==> flow/design.v <==
`timescale 10 ns / 1 ns
module alu(
	input  [32 - 1:0]  A,
	input  [32 - 1:0]  B,
	input  [              2:0]  ALUop,
	output                      Overflow,
	output                      CarryOut,
	output                      Zero,
	output [32 - 1:0]  Result
);
	wire CarryIn = (ALUop[2]==1'b1||ALUop[1:0]==2'b11);								 
	wire [32 :0] A_Extended = {A[32 - 1],A};	 
	wire [32 :0] B_Extended = {B[32 - 1],B};
	wire [32 :0] B_Convert = (ALUop[2]==1'b1||ALUop[1:0]==2'b11)? ~B_Extended : B_Extended; 
	wire [32 + 1:0] C = A_Extended+B_Convert+CarryIn;	 
	wire [32 - 1:0] Less;
	assign Result=({32{ALUop==3'b000}}&(A&B))
				|({32{ALUop==3'b001}}&(A|B))
				|({32{ALUop==3'b100}}&(A^B))
				|({32{ALUop==3'b101}}&~(A|B))
				|({32{ALUop[1:0]==2'b10}}&(C[32 - 1:0]))
				|({32{ALUop[1:0]==2'b11}}&(Less));
	assign Zero=(Result==32'b0);
	assign CarryOut=(ALUop[2]||ALUop[1:0])^C[32+1];
	assign Overflow=C[32]^C[32-1];				 
	assign Less={{(32-1){1'b0}},(ALUop[2]&&C[32])||((~ALUop[2])&&CarryOut)};
endmodule
`timescale 10 ns / 1 ns
module shifter (
	input  [32 - 1:0] A,
	input  [              4:0] B,
	input  [              1:0] Shiftop,
	output [32 - 1:0] Result
);
	localparam Left_logical     = 2'b00;
	localparam Right_logical    = 2'b10;
	localparam Right_arthimetic = 2'b11;
	wire   [2*32-1:0] extended_data = {{32{A[32-1]}},A};
	assign Result = {32{Shiftop==Left_logical}} & (A<<B) |
	                {32{Shiftop==Right_logical}} & (A>>B) |
					{32{Shiftop==Right_arthimetic}} & extended_data[{1'b0,B}+:32];
endmodule
`timescale 10 ns / 1 ns
module reg_file(
	input                       clk,
	input  [5 - 1:0]  waddr,
	input  [5 - 1:0]  raddr1,
	input  [5 - 1:0]  raddr2,
	input                       wen,
	input  [32 - 1:0]  wdata,
	output [32 - 1:0]  rdata1,
	output [32 - 1:0]  rdata2
);
	reg [32-1:0] rf [31:0];
	always @(posedge clk)
	begin
		if(wen==1'b1 && waddr!=5'b0) 
		rf [waddr]<= wdata; 
	end
	assign rdata1=(raddr1==0)?0:rf[raddr1];
	assign rdata2=(raddr2==0)?0:rf[raddr2]; 
endmodule
`timescale 10ns / 1ns
module custom_cpu(
	input         clk,
	input         rst,
	output [31:0] PC,
	output        Inst_Req_Valid,
	input         Inst_Req_Ready,
	input  [31:0] Instruction,
	input         Inst_Valid,
	output        Inst_Ready,
	output [31:0] Address,
	output        MemWrite,
	output [31:0] Write_data,
	output [ 3:0] Write_strb,
	output        MemRead,
	input         Mem_Req_Ready,
	input  [31:0] Read_data,
	input         Read_data_Valid,
	output        Read_data_Ready,
	output [31:0] cpu_perf_cnt_0,
	output [31:0] cpu_perf_cnt_1,
	output [31:0] cpu_perf_cnt_2
);
	wire [31:0] opnumber_1, opnumber_2;
	wire [ 2:0] ALUop;
	wire overflow,carryout,zero;
	wire [31:0] result_1;
	wire [31:0] shift_data;
	wire [ 4:0] shift_amount;
	wire [ 1:0] shiftop;
	wire [31:0] result_2;
	wire [ 4:0] RF_raddr1;
	wire [ 4:0] RF_raddr2;
	wire [31:0] RF_rdata1, RF_rdata2;
	wire	    RF_wen;
	wire [ 4:0] RF_waddr;
	wire [31:0]	RF_wdata;
	alu alu_u0(opnumber_1,opnumber_2,ALUop,overflow,carryout,zero,result_1); 
	shifter shifter_u0(shift_data,shift_amount,shiftop,result_2); 
	reg_file reg_file_u0(clk,RF_waddr,RF_raddr1,RF_raddr2,RF_wen,RF_wdata,RF_rdata1,RF_rdata2); 
	reg  [31:0] IR;  
	reg  [31:0] MDR;  
	reg  [31:0] PC_reg;  
	reg  [31:0] PC_next_reg;  
	reg  [31:0] ALUout;  
	wire [ 6:0] opcode      = IR[ 6: 0];
	wire [ 4:0] rd          = IR[11: 7];
	wire [ 2:0] funct3      = IR[14:12];
	wire [ 4:0] rs1         = IR[19:15];
	wire [ 4:0] rs2         = IR[24:20];
	wire [ 6:0] funct7      = IR[31:25];
	wire [11:0] I_immediate = IR[31:20];
	wire [11:0] S_immediate = {IR[31:25],IR[11:7]};
	wire [12:0] B_immediate = {IR[31],IR[7],IR[30:25],IR[11:8],1'b0};
	wire [31:0] U_immediate = {IR[31:12],12'b0};
	wire [20:0] J_immediate = {IR[31],IR[19:12],IR[20],IR[30:21],1'b0};
	wire R_type            = opcode[5] && opcode[4] && ~opcode[2];
	wire I_type            = ~opcode[5] && opcode[4] && ~opcode[2];
	wire R_calculate       = R_type && ~R_shift && ~multiply;
	wire R_shift           = R_type && (funct3[1:0]==2'b01);
	wire multiply          = R_type && (funct7[0]);
	wire I_calculate       = I_type && ~I_shift;
	wire I_shift           = I_type && (funct3[1:0]==2'b01);
	wire calculate         = R_calculate || I_calculate;
	wire shift             = R_shift || I_shift;
	wire jump              = opcode[6] && opcode[2];
	wire branch            = opcode[6] && ~opcode[2];
	wire load              = ~opcode[5] && ~opcode[4];
	wire store             = ~opcode[6] && opcode[5] && ~opcode[4];
	wire load_imm          = ~opcode[6] && opcode[2];
	wire jal               = jump && opcode[3];
	wire jalr              = jump && ~opcode[3];
	wire [2:0] ALUsrc_state = {(current_state[3:1]==3'b000), current_state[3],current_state[2]||current_state[1]};  
	wire [1:0] ALUsrcA      = {jalr,load_imm};
	wire [2:0] ALUsrcB1     = {branch,jal,jalr};
	wire [3:0] ALUsrcB2     = {load_imm,branch || R_calculate || multiply,load || I_calculate,store};
	localparam INIT      = 9'b000000001,  
			   IF        = 9'b000000010,  
			   IW        = 9'b000000100,  
			   ID        = 9'b000001000,  
			   EX        = 9'b000010000,  
			   STORE     = 9'b000100000,  
			   LOAD      = 9'b001000000,  
			   RDW       = 9'b010000000,  
			   WB        = 9'b100000000;  
	reg [8:0] current_state;
	reg [8:0] next_state;
	always @(posedge clk)begin
		if(rst==1'b1)
			current_state <= INIT;
		else
			current_state <= next_state;
	end
	always @(*)begin
		if(rst==1'b1)
			next_state = INIT;
		else begin
			case(current_state)
			INIT: 
				next_state = IF;  
			IF:   begin
				if(Inst_Req_Ready==1'b1)  
					next_state = IW;
				else
					next_state = IF;
			end
			IW:   begin
				if(Inst_Valid==1'b1)  
					next_state = ID;
				else
					next_state = IW;
			end
			ID:   
				next_state = EX;  
			EX:   begin
				if(branch)
					next_state = IF;
				else if(calculate||shift||jump||load_imm||multiply)
					next_state = WB;
				else if(store)
					next_state = STORE;
				else if(load)
					next_state = LOAD;
				else
					next_state = EX;
			end
			STORE:begin
				if(Mem_Req_Ready==1'b1)  
					next_state = IF;
				else
					next_state = STORE;
			end
			LOAD: begin
				if(Mem_Req_Ready==1'b1)  
					next_state = RDW;
				else
					next_state = LOAD;
			end
			RDW:  begin
				if(Read_data_Valid==1'b1)  
					next_state = WB;
				else
					next_state = RDW;
			end
			WB:
				next_state = IF;
			default:
				next_state = INIT;
			endcase
		end
	end
	always @(posedge clk)begin
		if(current_state==INIT)  
			PC_next_reg <= 32'b0;
		else if(current_state==IF || current_state==IW)  
			PC_next_reg <= ALUout;
	end
	wire [2:0] branch_type = {funct3[2:1]==2'b00,funct3[2:1]==2'b10,funct3[2:1]==2'b11};
	wire branch_condition = branch_type[2] && (funct3[0]^zero) ||
							branch_type[1] && (funct3[0]^result_1[0]) ||
							branch_type[0] && (funct3[0]^carryout);  
	always @(posedge clk)begin
		if(current_state==INIT)
			PC_reg <= 32'b0;
		else if(current_state==ID && ~jump && ~branch && ~load_imm)
			PC_reg <= PC_next_reg;
		else if(current_state==EX)begin
			if(branch && branch_condition)
				PC_reg <= ALUout;
			else if(branch && ~branch_condition)
				PC_reg <= PC_next_reg;
			else if(jump)
				PC_reg <= ALUout;
			else if(load_imm)
				PC_reg <= PC_next_reg;
		end
	end
	always @(posedge clk)begin
		if(current_state[2] && Inst_Valid)
			IR <= Instruction;
	end
	always @(posedge clk)begin
		if(current_state[7] && Read_data_Valid)
			MDR <= Read_data;
	end
	always @(posedge clk)begin
		ALUout <= result_1;
	end
	assign PC = PC_reg;
	assign RF_raddr1       = rs1;
	assign RF_raddr2       = rs2;
	wire   write_condition = calculate||shift||load||load_imm||jump||multiply;
	assign RF_wen          = (current_state == WB)&&(write_condition);
	assign RF_waddr        = rd;
	wire [31:0] calculate_wdata = {32{calculate}} & ALUout;
	wire [31:0] shift_wdata     = {32{shift}} & result_2;
	wire [63:0] full_multiply_result = RF_rdata1*RF_rdata2;
	wire [31:0] multiply_wdata  = {32{multiply}} & full_multiply_result[31:0];
	wire [31:0] jump_wdata      = {32{jump}} & PC_next_reg;
	wire [31:0] load_imm_wdata  = {32{load_imm}} & (opcode[5]? U_immediate:ALUout);
	wire [31:0] load_wdata; 
	wire [ 7:0] target_byte     = MDR[{ALUout[1:0],3'b0}+:8];
	wire [15:0] target_halfword = MDR[{ALUout[1:0],3'b0}+:16];
	wire [31:0] zeroextended_target_byte = {{24{1'b0}},target_byte};
	wire [31:0] zeroextended_target_halfword = {{16{1'b0}},target_halfword};
	wire [31:0] signextended_target_byte = {{24{target_byte[7]}},target_byte};
	wire [31:0] signextended_target_halfword = {{16{target_halfword[15]}},target_halfword};
	assign load_wdata           = {32{load}} &
								  {{32{(funct3==3'b000)}} & signextended_target_byte |
	                               {32{(funct3==3'b001)}} & signextended_target_halfword |
								   {32{(funct3==3'b010)}} & MDR |
								   {32{(funct3==3'b100)}} & zeroextended_target_byte |
								   {32{(funct3==3'b101)}} & zeroextended_target_halfword};
	assign RF_wdata             = load_wdata | calculate_wdata | shift_wdata | multiply_wdata |jump_wdata | load_imm_wdata;
	assign opnumber_1               = {32{ALUsrc_state[0]}} & PC_reg |
									  {32{ALUsrc_state[1]}} & (ALUsrcA[1]? RF_rdata1:PC_reg) |
									  {32{ALUsrc_state[2]}} & (ALUsrcA[0]? PC_reg:RF_rdata1);
	wire [31:0] signextended_Iimm   = {{20{I_immediate[11]}},I_immediate};
	wire [31:0] signextended_Jimm   = {{11{J_immediate[20]}},J_immediate};
	wire [31:0] signextended_Bimm   = {{19{B_immediate[12]}},B_immediate};
	wire [31:0] signextended_Simm   = {{20{S_immediate[11]}},S_immediate};
	assign opnumber_2               = {32{ALUsrc_state[0]}} & 32'b100 |
									  {32{ALUsrc_state[1]}} & {
										{32{ALUsrcB1[0]}} & signextended_Iimm |
										{32{ALUsrcB1[1]}} & signextended_Jimm |
										{32{ALUsrcB1[2]}} & signextended_Bimm } |
									  {32{ALUsrc_state[2]}} & {
										{32{ALUsrcB2[0]}} & signextended_Simm |
										{32{ALUsrcB2[1]}} & signextended_Iimm |
										{32{ALUsrcB2[2]}} & RF_rdata2 |
										{32{ALUsrcB2[3]}} & U_immediate};
	wire ADD_type              = (funct3==3'b000);
	wire AND_type              = funct3[2];
	wire SLT_type              = (funct3[2:1]==2'b01);
	wire [2:0] AND_op          = {~funct3[1],1'b0,funct3[1:0]==2'b10};
	wire [2:0] SLT_op          = {~funct3[0],2'b11};
	wire [2:0] ALUop_Rcal      = {3{R_calculate}} &
							     {{3{ADD_type}} & {funct7[5],2'b10} |
	                              {3{AND_type}} & AND_op |
							      {3{SLT_type}} & SLT_op};
	wire [2:0] ALUop_Ical      = {3{I_calculate}} &
								 {{3{ADD_type}} & {3'b010} |
								  {3{AND_type}} & AND_op |
								  {3{SLT_type}} & SLT_op};
	wire [2:0] ALUop_branch    = {3{branch}} &
								 {{3{~funct3[2]}} & 3'b110 |
								  {3{funct3[2:1]==2'b10}} & 3'b111 |
								  {3{funct3[1]}} & 3'b011};
	assign ALUop               = {3{ALUsrc_state[0] || ALUsrc_state[1]}} & {3'b010} |
								 {3{ALUsrc_state[2]}} & {
									{3{jump||load||store||load_imm}} & {3'b010} |
									ALUop_branch | ALUop_Rcal | ALUop_Ical
								 };
	assign shift_data   = shift? RF_rdata1 : RF_rdata2;
	assign shift_amount = {5{R_shift}} & RF_rdata2[4:0] |
						  {5{I_shift}} & I_immediate[4:0] |
						  {5{store}} & {ALUout[1:0],3'b000};
	assign shiftop      = {2{shift}} & {funct3[2],funct7[5]} |
						  {2{store}} & {2'b00};
	assign Inst_Req_Valid = current_state[1];
	assign Inst_Ready     = current_state[0] | current_state[2];
	assign Read_data_Ready= current_state[0] | current_state[7];
	assign MemRead        = current_state[6];
	assign MemWrite       = current_state[5];
	assign Address        = {32{current_state[1]}} & PC_reg |
						    {32{current_state[5] || current_state[6]}} & {ALUout[31:2],{2'b0}};
	assign Write_data     = result_2;
	wire [3:0] sb_strb    = {4{funct3[1:0]==2'b00}} & {ALUout[1:0]==2'b11,ALUout[1:0]==2'b10,ALUout[1:0]==2'b01,ALUout[1:0]==2'b00};
	wire [3:0] sh_strb    = {4{funct3[0]}} & {{2{ALUout[1]}},{2{~ALUout[1]}}};
	wire [3:0] sw_strb    = {4{funct3[1]}} & {4'b1111};
	assign Write_strb     = {4{store}} & (sb_strb | sh_strb | sw_strb);
	reg [31:0] cycle_cnt;
	always @(posedge clk)begin
		if(rst==1'b1)
			cycle_cnt <= 32'b0;
		else
			cycle_cnt <= cycle_cnt+32'b1;
	end
	assign cpu_perf_cnt_0 = cycle_cnt;
	reg [31:0] mem_cycle_cnt;
	always @(posedge clk)begin
		if(rst==1'b1)
			mem_cycle_cnt <= 32'b0;
		else if((current_state[6] || current_state[5]) && Mem_Req_Ready)  
			mem_cycle_cnt <= mem_cycle_cnt+32'b1;
	end
	assign cpu_perf_cnt_1 = mem_cycle_cnt;
	reg [31:0] inst_cycle_cnt;
	always @(posedge clk)begin
		if(rst==1'b1)
			inst_cycle_cnt <= 32'b0;
		else if(current_state[1] && Inst_Req_Ready)  
			inst_cycle_cnt <= inst_cycle_cnt+32'b1;
	end
	assign cpu_perf_cnt_2 = inst_cycle_cnt;
endmodule
=== From RTL to reports: custom_cpu ===
Tool output for the design above, in the order of the flow.
Line numbers count from 1 in the design file above.
Library cell names are shortened.
The mark -- stands for no value.

* Top module: custom_cpu
* Clock: clk
* Cell library: sky130hd
* Timing corner: tt_025C_1v80

=== Elaborated design ===
Counts by Yosys on the flattened word-level netlist (proc, flatten, opt, wreduce; memories kept). Print and check cells are left out.
Yosys's memory passes give these memory sizes; they may raise the number of words (mostly to a power of two), join words into wider ones and drop unused or constant bits.

* Register bits: 265
* Memory bits (writable): 1024
* Word width x clocked read ports: 64
* Memory cells: 1
* Bits of input ports: 70
* Output and inout port bits: 201
* Cells after elaboration: 267

* Add/sub/neg operators: 5
* $mul: 1
* Equality and inequality tests: 28
* Shifts and indexed selects: 5
* Muxes and demuxes: 28
* Bitwise operators: 116
* Reductions and logical operators: 74

{| class="wikitable"
|+ Memory list
! name !! words !! bits a word !! read ports !! write ports !! line !! source
|-
| reg_file_u0.rf || 32 || 32 || 2 || 1 || 54 || <nowiki>reg [32-1:0] rf [31:0];</nowiki>
|}

{| class="wikitable"
|+ Operators with widths
! kind !! count
|-
| bitwise AND 32 bit || 32
|-
| multiplier 32 x 32 -> 32 bit || 1
|-
| OR 32 bit || 26
|-
| 2-to-1 mux 32 bit || 13
|-
| adder 32 x 1 -> 32 bit (second input constant) || 3
|-
| case mux 9 bit (select 8 bit) || 1
|-
| indexed select 64 x 6 -> 32 bit || 1
|-
| logical AND 1 bit || 34
|-
| adder 33 x 33 -> 34 bit || 1
|-
| adder 34 x 1 -> 34 bit || 1
|-
| NOT 33 bit || 1
|-
| 2-to-1 mux 33 bit || 1
|-
| OR 3 x 32 -> 32 bit || 1
|-
| bitwise AND 32 x 1 -> 32 bit || 1
|-
| bitwise AND 32 x 16 -> 32 bit || 1
|-
| bitwise XOR 32 bit || 1
|-
| left shift 32 x 5 -> 32 bit || 1
|-
| right shift 32 x 5 -> 32 bit || 1
|-
| indexed select 32 x 6 -> 16 bit || 1
|-
| indexed select 32 x 6 -> 8 bit || 1
|-
| bitwise AND 32 x 8 -> 32 bit || 1
|-
| NOT 32 bit || 1
|-
| logical NOT 32 bit || 1
|-
| 2-to-1 mux 9 bit || 3
|-
| logical OR 1 bit || 24
|-
| bitwise AND 3 bit || 7
|-
| equality test 2 bit (second input constant) || 9
|-
| OR 3 bit || 6
|}

Other operator kinds: 38; their cells: 82.

=== Longest topological paths ===
Yosys ltp: most cells in a row. Word level: on the elaborated netlist, between registers, memories and ports. Mapped: between sequential cells and ports; inverters and the memories' decode and read muxes count.

* Depth in word-level cells: 33
* ABC_AREA: 0
* Depth in mapped cells: 39
* Mapped depth without buffers: 33

=== After synthesis ===
Source: synth_stat.txt of the flow (Yosys; design flattened, memories mapped). It holds for the ABC_AREA given above (unset counts as 0); a run with the other value may have another netlist.
Totals and module areas in this step are rounded.

{| class="wikitable"
|+ Cells by type
! type !! count !! total area (um^2)
|-
| edfxtp_1 || 1086 || 3.26E+04
|-
| mux4_2 || 633 || 1.43E+04
|-
| fa_1 || 409 || 8.19E+03
|-
| dfxtp_1 || 211 || 4.22E+03
|-
| ha_1 || 221 || 2.77E+03
|-
| nor2_1 || 635 || 2.38E+03
|-
| inv_1 || 569 || 2.14E+03
|-
| mux2i_1 || 207 || 2.07E+03
|-
| nand2_1 || 527 || 1.98E+03
|-
| a21oi_1 || 251 || 1.26E+03
|-
| clkbuf_1 || 331 || 1.24E+03
|-
| xnor2_1 || 123 || 1.08E+03
|-
| o21ai_0 || 174 || 870.835
|-
| xor2_1 || 95 || 832.048
|-
| nand2b_1 || 96 || 600.576
|-
| mux2_2 || 53 || 596.822
|-
| a211oi_1 || 70 || 525.504
|-
| nor2b_1 || 83 || 519.248
|}

Not listed: further types 75, cells in them 1013.

* Standard cells after synthesis: 6787
* Chip area (Yosys): 85200 um^2
* Sequential part of the area: 36800 um^2
* Flip-flop cells: 1297
* Buffer cells: 477

The figures by module come from a second, unflattened synthesis with its own total; it is not the netlist above.

* Cells (unflattened synthesis): 6756
* Area total of the unflattened synthesis: 84800 um^2

Rows give one instance, submodules left out.

{| class="wikitable"
|+ By module
! module !! times used !! cells !! area (um^2) !! seq. area (um^2)
|-
| reg_file || 1 || 2400 || 47000 || 30700
|-
| custom_cpu || 1 || 3224 || 29100 || 5890
|-
| alu || 1 || 653 || 4670 || 0.0
|-
| shifter || 1 || 479 || 4020 || 0.0
|}

=== Path before layout ===
OpenSTA on the mapped netlist: ideal clock, no wires. The path of least setup slack (recovery checks aside). Input and output delay are each 20% of the period. Register names are those of the netlist, which keeps one name where synthesis merged equal registers.

* Path kind: flip-flop to flip-flop
* Start: register (no name shown)
* End: memory reg_file_u0.rf[0][29]
* Period: 11000 ps
* Library setup time: 454 ps
* Launch time at the first pin: 0 ps
* Arrival time: 10466 ps
* Data required time: 10546 ps
* Setup slack: 80 ps
* Delay of the path: 10920 ps
* Stages on the path: 38
* Path buffers: 6
* Synthesis period reached: 10920 ps

"delay of the path" is the arrival time less input delay plus setup time.
"stages on the path": output pins that drive a net of the path, with the launching flip-flop's if there is one; two outputs of one cell count as two.
"synthesis period reached" = period - worst setup slack (recovery checks aside). The figure is calculated, with input and output delays left at 20% of the set period.

* Path through: dfxtp_1 -> buf_2 -> buf_2 -> buf_2 -> mux4_2 -> mux4_2 -> mux2i_1 -> or2_2 -> clkbuf_1 -> clkbuf_1 -> clkbuf_1 -> nor2_1 -> fa_1 -> inv_1 -> fa_1 -> inv_1 -> fa_1 -> inv_1 -> [2 not listed] -> ha_1 -> ha_1 -> fa_1 -> inv_1 -> fa_1 -> inv_1 -> ha_1 -> and3_1 -> a221oi_1 -> o21bai_1 -> a41o_1 -> o311ai_0 -> nand4_1 -> a41oi_1 -> o21ai_0 -> a31oi_1 -> xnor2_1 -> o21ai_0

{| class="wikitable"
|+ Ends and longest elaborated chain, after synthesis
! item !! line !! source
|-
| to (decl) || 54 || <nowiki>reg [32-1:0] rf [31:0];</nowiki>
|}

Chain of elaborated cells between the ends: none given.

=== Timing after layout ===
Path of least setup slack in the final report of entry A (OpenROAD, finished layout, wires in). Where an end is a register, its clock arrival counts in the times.
The report prints the path's times to 10 ps; the period is as set.

* Path kind: flip-flop to flip-flop
* Start: register (no name shown)
* End: memory reg_file_u0.rf[18][31]
* Period: 10800 ps
* Library setup time: 250 ps
* Launch time at the first pin: 850 ps
* Arrival time: 11040 ps
* Data required time: 11340 ps
* Setup slack: 300 ps
* Stages on the path: 41
* Path buffers: 8

* Path through: dfxtp_4 -> buf_6 -> buf_16 -> buf_4 -> mux4_2 -> mux4_2 -> mux2i_2 -> buf_6 -> or2_4 -> nor2_4 -> fa_1 -> inv_1 -> fa_1 -> inv_1 -> fa_1 -> inv_1 -> fa_1 -> inv_1 -> [5 not listed] -> inv_1 -> ha_1 -> buf_4 -> a221oi_4 -> o21bai_1 -> a41o_1 -> o311ai_2 -> buf_4 -> nand4_1 -> a41oi_2 -> buf_4 -> o21ai_1 -> a31oi_2 -> o21bai_1 -> a21oi_2 -> xnor2_4 -> a221o_2 -> clkbuf_16

{| class="wikitable"
|+ Ends and longest elaborated chain, after layout
! item !! line !! source
|-
| to (decl) || 54 || <nowiki>reg [32-1:0] rf [31:0];</nowiki>
|}

Chain of elaborated cells between the ends: none given.
Some nets on the timed path still bear RTL names; the line given drives or declares the net.

{| class="wikitable"
|+ Named nets, after layout
! signal !! line !! source
|-
| RF_wdata[31] || 276 || <nowiki>assign RF_wdata = load_wdata | calculate_wdata | shift_wdata | multiply_wdata |jump_wdata | load_imm_wdata;</nowiki>
|}

FLOW RESULTS
============

Design custom_cpu on sky130hd. What follows are 2 stored runs of the flow, each under its own settings; their order means nothing. The constraints put input and output delay at 20% of the set period each and load the outputs with 0.01 pF.
"achieved clock period": clock period set for the run, less the worst setup slack. It is reckoned from that one timing run; input and output delays stay at 20% of the period that was set.
"worst setup path time" means the part of the period allowed to the worst setup path (the constraints hold back 20% at inputs and 20% at outputs) less its slack; where the path has registers, the arrival times of their clocks count too.
By "power" is meant OpenSTA's value without simulated activity: inputs other than the clock are taken to toggle once in ten clock periods, and the tool carries that through the logic.
"worst setup path time" is given in steps of 10 ps.
The results are shown rounded.

Entry A
==> flow/run.sh <==
#!/bin/bash
# the make line also repeats the synthesis and layout settings of config.mk as NAME=value (left out here)
make -C /OpenROAD-flow-scripts/flow DESIGN_CONFIG=/design/flow/config.mk WORK_HOME=/design/flow/orfs CLKGATE_MAP_FILE= finish
==> flow/config.mk <==
export PLATFORM = sky130hd
export DESIGN_NAME = custom_cpu
export DESIGN_NICKNAME = custom_cpu
export VERILOG_FILES = /design/flow/design.v
export SDC_FILE = /design/flow/constraint.sdc
export NUM_CORES = 4
export LEC_CHECK = 0
export CAP_MARGIN = 40
export CORE_ASPECT_RATIO = 0.88
export CORE_MARGIN = 2
export CORE_UTILIZATION = 19
export CTS_CLUSTER_SIZE = 75
export GPL_ROUTABILITY_DRIVEN = 1
export MAX_ROUTING_LAYER = met5
export MIN_ROUTING_LAYER = met1
export PLACE_DENSITY_LB_ADDON = 0.16
export SLEW_MARGIN = 0
export TNS_END_PERCENT = 90
==> flow/constraint.sdc <==
create_clock -name core_clock -period 10.8 [get_ports {clk}]
set_input_delay 2.1600 -clock core_clock [delete_from_list [all_inputs] [get_ports {clk}]]
set_output_delay 2.1600 -clock core_clock [all_outputs]
set_load 0.01 [all_outputs]

==> results of entry A <==
chip area after synthesis (Yosys): 85200 um^2
die area: 454000 um^2
standard-cell area of the final layout: 105000 um^2
utilization: 0.235
worst setup slack after layout: 304 ps
total negative slack: 0 ps
worst hold slack: 473 ps
power: 35.4 mW
achieved clock period: 10496 ps
worst setup path time: 10500 ps
worst setup path kind: flip-flop to flip-flop

Entry B
==> flow/run.sh <==
#!/bin/bash
# the make line also repeats the synthesis and layout settings of config.mk as NAME=value (left out here)
make -C /OpenROAD-flow-scripts/flow DESIGN_CONFIG=/design/flow/config.mk WORK_HOME=/design/flow/orfs CLKGATE_MAP_FILE= finish
==> flow/config.mk <==
export PLATFORM = sky130hd
export DESIGN_NAME = custom_cpu
export DESIGN_NICKNAME = custom_cpu
export VERILOG_FILES = /design/flow/design.v
export SDC_FILE = /design/flow/constraint.sdc
export NUM_CORES = 4
export LEC_CHECK = 0
export CAP_MARGIN = 20
export CORE_MARGIN = 2
export CORE_UTILIZATION = 40
export SLEW_MARGIN = 20
==> flow/constraint.sdc <==
create_clock -name core_clock -period 11.0 [get_ports {clk}]
set_input_delay 2.2000 -clock core_clock [delete_from_list [all_inputs] [get_ports {clk}]]
set_output_delay 2.2000 -clock core_clock [all_outputs]
set_load 0.01 [all_outputs]

==> results of entry B <==
chip area after synthesis (Yosys): 85200 um^2
die area: 217000 um^2
standard-cell area of the final layout: 98100 um^2
utilization: 0.463
worst setup slack after layout: 471 ps
total negative slack: 0 ps
worst hold slack: 494 ps
power: 30.2 mW
achieved clock period: 10529 ps
worst setup path time: 10530 ps
worst setup path kind: flip-flop to flip-flop
